==> flow/design.v <==
`default_nettype none
module cordic
( input  var [15:0] i_qph  
, output var [15:0] o_sin  
);
logic [15:0] i_x;
logic [15:0] i_y;
always_comb i_x = i_qph[15] ? 16'h0000 : 16'hDBD9;
always_comb i_y = i_qph[15] ? 16'hDBD9 : 16'h0000;
logic [22:0] cordic_angle [0:18];
always_comb cordic_angle[ 0] = 23'h25C80A;  
always_comb cordic_angle[ 1] = 23'h13F670;  
always_comb cordic_angle[ 2] = 23'h0A2223;  
always_comb cordic_angle[ 3] = 23'h05161A;  
always_comb cordic_angle[ 4] = 23'h028BAF;  
always_comb cordic_angle[ 5] = 23'h0145EC;  
always_comb cordic_angle[ 6] = 23'h00A2F8;  
always_comb cordic_angle[ 7] = 23'h00517C;  
always_comb cordic_angle[ 8] = 23'h0028BE;  
always_comb cordic_angle[ 9] = 23'h00145F;  
always_comb cordic_angle[10] = 23'h000A2F;  
always_comb cordic_angle[11] = 23'h000517;  
always_comb cordic_angle[12] = 23'h00028B;  
always_comb cordic_angle[13] = 23'h000145;  
always_comb cordic_angle[14] = 23'h0000A2;  
always_comb cordic_angle[15] = 23'h000051;  
always_comb cordic_angle[16] = 23'h000028;  
always_comb cordic_angle[17] = 23'h000014;  
always_comb cordic_angle[18] = 23'h00000A;  
/*verilator lint_off UNOPTFLAT*/
logic [18:0] x [0:19];
logic [18:0] y [0:19];
logic [22:0] p [0:19];
/*verilator lint_on UNOPTFLAT*/
always_comb x[0] = {1'b0, i_x, {2{1'b0}}};
always_comb y[0] = {1'b0, i_y, {2{1'b0}}};
always_comb p[0] = {i_qph, {7{1'b0}}};
/*verilator lint_off ALWCOMBORDER*/
for (genvar i = 0; i < 19; i = i + 1) begin: l_cordic_steps
  always_comb
    if (p[i][22]) begin
      x[i+1] = x[i] + (y[i] >>> (i+1));
      y[i+1] = y[i] - (x[i] >>> (i+1));
      p[i+1] = p[i] + cordic_angle[i];
    end else begin
      x[i+1] = x[i] - (y[i] >>> (i+1));
      y[i+1] = y[i] + (x[i] >>> (i+1));
      p[i+1] = p[i] - cordic_angle[i];
    end
end
/*verilator lint_on ALWCOMBORDER*/
always_comb
  if (i_qph > 16'd65508)   o_sin = 16'hFFFE;
  else if (i_qph < 16'd32) o_sin = i_qph + (i_qph >> 1);
  else                     o_sin = y[19][17:2];
endmodule
`default_nettype none
module saw2sin
( input  var        i_clk
, input  var [15:0] i_saw
, output var [15:0] o_sin
);
logic invert;
always_comb invert = i_saw[15];
logic reverse;
always_comb reverse = i_saw[14];
logic [15:0] qsaw;
always_comb qsaw = reverse
  ? {~i_saw[13:0], 2'b11}  
  : {i_saw[13:0], 2'b01};  
logic [15:0] qsin;
cordic cordic
( .i_qph (qsaw)
, .o_sin (qsin)
);
logic [16:0] sin;
always_ff @(posedge i_clk) sin <= reverse
  ? (invert ? ~{1'b1, qsin[15:0]}           
            : {1'b1, qsin[15:0]} + 17'd1)   
  : (invert ? ~{1'b1, qsin[15:0]} + 17'd2   
            : {1'b1, qsin[15:0]} + 17'd0);  
always_comb o_sin = sin[16:1];
endmodule
# Tool chain data of saw2sin
# Tool output for the design above, in the order of the flow.
# Lines are those of the file above, counted from 1.
# Operators: Yosys type, input widths -> output width; for muxes data width and select width s.
# A cell with - has no value.
[design]
top_module = "saw2sin"
clock_port = "i_clk"
cell_library = "sky130hd"
pvt_corner = "tt_025C_1v80"

# Word-level counts
# Yosys after proc, flatten, opt, wreduce and memory -nomap, before mapping. Enables and synchronous resets that opt folds into registers are not counted as muxes. Print and check cells are not counted. Equal cells are merged and count once.
[word_totals]
regBits = 17
output_inout_bits = 16
[op_classes]
add_sub_neg = 107
compare = 2
muxes = 60
logic = 2
[op_table]
columns = ["op", "n"]
rows = [
  ["$mux 19", 33],
  ["$mux 23", 17],
  ["$mux 16", 5],
  ["$mux 17", 3],
  ["$add 18x17->19", 2],
  ["$sub 18x17->19", 2],
  ["$add 19x10->19", 2],
  ["$sub 19x10->19", 2],
  ["$add 19x11->19", 2],
  ["$sub 19x11->19", 2],
  ["$add 19x12->19", 2],
  ["$sub 19x12->19", 2],
  ["$add 19x13->19", 2],
  ["$sub 19x13->19", 2],
  ["$add 19x14->19", 2],
  ["$sub 19x14->19", 2],
  ["$add 19x15->19", 2],
  ["$sub 19x15->19", 2],
  ["$add 19x16->19", 2],
  ["$sub 19x16->19", 2],
  ["$add 19x17->19", 2],
  ["$sub 19x17->19", 2],
  ["$add 19x3->19", 2],
  ["$sub 19x3->19", 2],
  ["$add 19x4->19", 2],
  ["$sub 19x4->19", 2],
  ["$add 19x5->19", 2],
  ["$sub 19x5->19", 2],
]
# Not listed: further kinds 56, cells in them 65.

# Logic depth
# Depth = most cells in a row (Yosys ltp): at word level without a register or memory, in the mapped netlist without a sequential cell, where the memories' decode and read muxes count.
[depth]
depth_word = 45
ABC_AREA = 0
mapped_depth = 347
ltp_nobuf = 320

# After synthesis
# Yosys stat after the flow's synthesis: flattened, memories mapped to cells. It holds for the ABC_AREA given above (unset counts as 0); a run with the other value may have another netlist.
[mapped]
cell_count = 6061
yosys_area_um2 = 44136.1
seq_area_um2 = 320.3
flip_flops = 16
[types]
columns = ["cell_type", "n"]
rows = [
  ["sky130_fd_sc_hd__ha_1", 933],
  ["sky130_fd_sc_hd__xnor2_1", 624],
  ["sky130_fd_sc_hd__a21oi_1", 639],
  ["sky130_fd_sc_hd__xor2_1", 287],
  ["sky130_fd_sc_hd__inv_1", 577],
  ["sky130_fd_sc_hd__o21bai_1", 281],
  ["sky130_fd_sc_hd__a21o_1", 262],
  ["sky130_fd_sc_hd__nor2_1", 473],
  ["sky130_fd_sc_hd__o21ai_0", 346],
  ["sky130_fd_sc_hd__nand2_1", 291],
  ["sky130_fd_sc_hd__fa_1", 35],
  ["sky130_fd_sc_hd__nand2b_1", 110],
  ["sky130_fd_sc_hd__nor2b_1", 90],
  ["sky130_fd_sc_hd__nor3_1", 112],
  ["sky130_fd_sc_hd__o21a_1", 61],
  ["sky130_fd_sc_hd__a31oi_1", 69],
  ["sky130_fd_sc_hd__a21boi_0", 53],
  ["sky130_fd_sc_hd__nand3_1", 76],
]
# Other cell types: 108; their cells: 742.
# The figures by module come from a second, unflattened synthesis with its own total; it is not the netlist above.
[unflattened]
cells_unflattened = 5877
hier_area_um2 = 43013.8
# Each row is one instance without its submodules.
[by_module]
columns = ["mod", "instances", "n_cells", "mod_area_um2"]
rows = [
  ["cordic", 1, 5755, 41916.5],
  ["saw2sin", 1, 122, 1097.3],
]

# Timing after synthesis
# OpenSTA on the mapped netlist: ideal clock, no wires. The path of least setup slack (recovery checks aside). Input and output delay are each 20% of the period. Register names are those of the netlist, which keeps one name where synthesis merged equal registers.
[synth_path]
path_type = "in2reg"
start = "input i_saw[13]"
end = "register sin[16]"
period_ns = 70.0
t_first_pin_ns = 14.000
arrival_ns = 73.189
slack_ns = -3.248
path_delay_ns = 59.248
path_stages = 336
period_less_setup_slack_ns = 73.248
# "path_delay_ns" = arrival - input delay + setup time.
# "path_stages": output pins that drive a net of the path, with the launching flip-flop's if there is one; two outputs of one cell count as two.
# "period_less_setup_slack_ns" = period - worst setup slack (recovery checks aside). The figure is calculated, with input and output delays left at 20% of the set period.
# The rows between start and end are the longest chain of elaborated cells between them; the timing report does not say that the signal goes this way. Where chains are equally long, one stands for them.
# Each line given opens the expression or statement behind the cell; cells for indexed reads and writes are added by Yosys, which also makes memories of some case tables.
[synth_between]
cell_sequence = "sky130_fd_sc_hd__buf_4 > sky130_fd_sc_hd__xnor2_2 > sky130_fd_sc_hd__buf_4 > sky130_fd_sc_hd__clkbuf_1 > sky130_fd_sc_hd__inv_1 > sky130_fd_sc_hd__ha_1 > sky130_fd_sc_hd__buf_1 > sky130_fd_sc_hd__nand3_1 > sky130_fd_sc_hd__nor4_1 > sky130_fd_sc_hd__mux2i_1 > sky130_fd_sc_hd__and2_1 > sky130_fd_sc_hd__nand2_2 > sky130_fd_sc_hd__clkinv_2 > sky130_fd_sc_hd__ha_1 > sky130_fd_sc_hd__nand4_1 > sky130_fd_sc_hd__or3_4 > sky130_fd_sc_hd__a2bb2oi_4 > sky130_fd_sc_hd__nand2_4 > [300 not listed] > sky130_fd_sc_hd__a21oi_1 > sky130_fd_sc_hd__nor2b_1 > sky130_fd_sc_hd__o21ai_0 > sky130_fd_sc_hd__ha_1 > sky130_fd_sc_hd__clkbuf_1 > sky130_fd_sc_hd__a21oi_1 > sky130_fd_sc_hd__nor2b_1 > sky130_fd_sc_hd__a2111oi_0 > sky130_fd_sc_hd__nor2_1 > sky130_fd_sc_hd__nor2_1 > sky130_fd_sc_hd__nor2b_1 > sky130_fd_sc_hd__a31oi_1 > sky130_fd_sc_hd__inv_1 > sky130_fd_sc_hd__or4_1 > sky130_fd_sc_hd__a311oi_2 > sky130_fd_sc_hd__and3b_1 > sky130_fd_sc_hd__a41oi_1 > sky130_fd_sc_hd__and2_1"
elab_chain_cells = 45
cells_between = 171
[synth_lines]
columns = ["element", "line", "rtl"]
rows = [
  ["start, declared", 60, ", input  var [15:0] i_saw"],
  ["$not 14->14", 69, "? {~i_saw[13:0], 2'b11}"],
  ["$mux 16", 68, "always_comb qsaw = reverse"],
  ["$mux 16", 8, "always_comb i_x = i_qph[15] ? 16'h0000 : 16'hDBD9;"],
  ["$sub 18x17->19", 46, "x[i+1] = x[i] - (y[i] >>> (i+1));"],
  ["$mux 19", 41, "if (p[i][22]) begin"],
  ["$add 19x17->19", 47, "y[i+1] = y[i] + (x[i] >>> (i+1));"],
  ["$mux 19", 41, ""],
  ["[31 not listed]", "-", ""],
  ["$mux 18", 41, ""],
  ["$mux 16", 54, "else if (i_qph < 16'd32) o_sin = i_qph + (i_qph >> 1);"],
  ["$mux 16", 53, "if (i_qph > 16'd65508)   o_sin = 16'hFFFE;"],
  ["$not 17->17", 80, ": (invert ? ~{1'b1, qsin[15:0]} + 17'd2"],
  ["$add 17x2->17", 80, ""],
  ["$mux 17", 80, ""],
  ["$mux 17", 77, "always_ff @(posedge i_clk) sin <= reverse"],
  ["end, assigned", 77, ""],
  ["end, declared", 76, "logic [16:0] sin;"],
]

# Timing after layout
# From the final timing report of flow run B: the path of least setup slack in the routed layout; clock arrival at registers is part of the times.
[layout_path]
path_type = "in2reg"
start = "input i_saw[13]"
end = "register sin[12]"
period_ns = 60.4
t_first_pin_ns = 12.08
arrival_ns = 60.48
slack_ns = 0.10
path_stages = 282
# The rows between start and end are the longest chain of elaborated cells between them; the timing report does not say that the signal goes this way. Where chains are equally long, one stands for them.
[layout_between]
cell_sequence = "sky130_fd_sc_hd__buf_6 > sky130_fd_sc_hd__xnor2_4 > sky130_fd_sc_hd__clkinvlp_4 > sky130_fd_sc_hd__buf_4 > sky130_fd_sc_hd__ha_4 > sky130_fd_sc_hd__nand3_4 > sky130_fd_sc_hd__nor4_4 > sky130_fd_sc_hd__mux2i_2 > sky130_fd_sc_hd__and2_4 > sky130_fd_sc_hd__nand2_8 > sky130_fd_sc_hd__clkinv_8 > sky130_fd_sc_hd__buf_4 > sky130_fd_sc_hd__ha_4 > sky130_fd_sc_hd__nand4_1 > sky130_fd_sc_hd__or3_4 > sky130_fd_sc_hd__a2bb2oi_4 > sky130_fd_sc_hd__nand2_4 > sky130_fd_sc_hd__buf_4 > [246 not listed] > sky130_fd_sc_hd__a31oi_4 > sky130_fd_sc_hd__xnor2_4 > sky130_fd_sc_hd__o21ai_4 > sky130_fd_sc_hd__ha_4 > sky130_fd_sc_hd__or2_2 > sky130_fd_sc_hd__a21oi_2 > sky130_fd_sc_hd__nand2b_4 > sky130_fd_sc_hd__nor2_1 > sky130_fd_sc_hd__nor2_1 > sky130_fd_sc_hd__nor2b_1 > sky130_fd_sc_hd__a31oi_2 > sky130_fd_sc_hd__inv_2 > sky130_fd_sc_hd__or4_4 > sky130_fd_sc_hd__a311oi_4 > sky130_fd_sc_hd__buf_4 > sky130_fd_sc_hd__a31oi_1 > sky130_fd_sc_hd__o22ai_1 > sky130_fd_sc_hd__xnor2_1"
elab_chain_cells = 45
cells_between = 170
[layout_lines]
columns = ["element", "line", "rtl"]
rows = [
  ["start, declared", 60, ", input  var [15:0] i_saw"],
  ["$not 14->14", 69, "? {~i_saw[13:0], 2'b11}"],
  ["$mux 16", 68, "always_comb qsaw = reverse"],
  ["$mux 16", 8, "always_comb i_x = i_qph[15] ? 16'h0000 : 16'hDBD9;"],
  ["$sub 18x17->19", 46, "x[i+1] = x[i] - (y[i] >>> (i+1));"],
  ["$mux 19", 41, "if (p[i][22]) begin"],
  ["$add 19x17->19", 47, "y[i+1] = y[i] + (x[i] >>> (i+1));"],
  ["$mux 19", 41, ""],
  ["[31 not listed]", "-", ""],
  ["$mux 18", 41, ""],
  ["$mux 16", 54, "else if (i_qph < 16'd32) o_sin = i_qph + (i_qph >> 1);"],
  ["$mux 16", 53, "if (i_qph > 16'd65508)   o_sin = 16'hFFFE;"],
  ["$not 17->17", 80, ": (invert ? ~{1'b1, qsin[15:0]} + 17'd2"],
  ["$add 17x2->17", 80, ""],
  ["$mux 17", 80, ""],
  ["$mux 17", 77, "always_ff @(posedge i_clk) sin <= reverse"],
  ["end, assigned", 77, ""],
  ["end, declared", 76, "logic [16:0] sin;"],
]

# Design saw2sin on sky130hd. What follows are 5 stored runs of the flow, each under its own settings; their order means nothing. The constraints put input and output delay at 20% of the set period each and load the outputs with 0.01 pF.
# "timing.achieved_period_ns" means the clock period less the worst setup slack. The figure is calculated, with input and output delays left at 20% of the set period.
# By "worst_setup_path_time_ns" is meant the share of the clock period that the worst setup path is allowed (20% is reserved at inputs, 20% at outputs), minus its slack. Clock arrival times at its registers enter into it.

[[run]]
name = "flow run A"
[run.settings]
CELL_PAD_IN_SITES_DETAIL_PLACEMENT = 0
CORE_ASPECT_RATIO = 1.53
CORE_UTILIZATION = 72
CTS_CLUSTER_SIZE = 65
GPL_ROUTABILITY_DRIVEN = 1
GPL_TIMING_DRIVEN = 1
PLACE_DENSITY = 0.51
SETUP_SLACK_MARGIN = 0.09
period_ns = 59.0
CAP_MARGIN = 20
CORE_MARGIN = 2
SLEW_MARGIN = 20
[run.results]
outcome = "not finished: placement ended with error DPL-0038"

[[run]]
name = "flow run B"
[run.settings]
CELL_PAD_IN_SITES_GLOBAL_PLACEMENT = 0
CORE_MARGIN = 9
CORE_UTILIZATION = 35
GPL_ROUTABILITY_DRIVEN = 1
PLACE_DENSITY_LB_ADDON = 0.17
SETUP_SLACK_MARGIN = 0.14
TNS_END_PERCENT = 100
period_ns = 60.4
CAP_MARGIN = 20
SLEW_MARGIN = 20
[run.results]
synthArea_um2 = 44136.1
design_die_area_um2 = 139211.0
finalUtil_pct = 56.2
worst_setup_path_time_ns = 48.22
critical_path_type = "in2reg"
stdcell_area_um2 = 69907.0
worst_setup_slack_ns = 0.099
timing.achieved_period_ns = 60.301
fin_tns_ns = 0.000
final_hold_ws_ns = 12.635

[[run]]
name = "flow run C"
[run.settings]
CAP_MARGIN = 5
CELL_PAD_IN_SITES_DETAIL_PLACEMENT = 2
CELL_PAD_IN_SITES_GLOBAL_PLACEMENT = 0
CORE_MARGIN = 4
CORE_UTILIZATION = 54
CTS_CLUSTER_SIZE = 57
HOLD_SLACK_MARGIN = 0.27
MAX_ROUTING_LAYER = "met4"
MIN_ROUTING_LAYER = "met2"
PLACE_DENSITY_LB_ADDON = 0.17
period_ns = 95.9
SLEW_MARGIN = 20
[run.results]
outcome = "not finished: placement ended with error DPL-0033"

[[run]]
name = "flow run D"
[run.settings]
CAP_MARGIN = 5
CORE_MARGIN = 2
CORE_UTILIZATION = 39
CTS_CLUSTER_DIAMETER = 259
CTS_CLUSTER_SIZE = 100
MIN_ROUTING_LAYER = "met1"
PLACE_DENSITY_LB_ADDON = 0.2
TNS_END_PERCENT = 85
period_ns = 101.0
SLEW_MARGIN = 20
[run.results]
synthArea_um2 = 44136.1
design_die_area_um2 = 115876.0
finalUtil_pct = 41.1
worst_setup_path_time_ns = 64.73
critical_path_type = "in2reg"
stdcell_area_um2 = 46145.5
worst_setup_slack_ns = 16.074
timing.achieved_period_ns = 84.926
fin_tns_ns = 0.000
final_hold_ws_ns = 20.591

[[run]]
name = "flow run E"
[run.settings]
CORE_UTILIZATION = 40
period_ns = 70.0
CAP_MARGIN = 20
CORE_MARGIN = 2
SLEW_MARGIN = 20
[run.results]
synthArea_um2 = 44136.1
design_die_area_um2 = 113014.0
finalUtil_pct = 45.2
worst_setup_path_time_ns = 52.60
critical_path_type = "in2reg"
stdcell_area_um2 = 49348.6
worst_setup_slack_ns = 3.403
timing.achieved_period_ns = 66.597
fin_tns_ns = 0.000
final_hold_ws_ns = 14.339
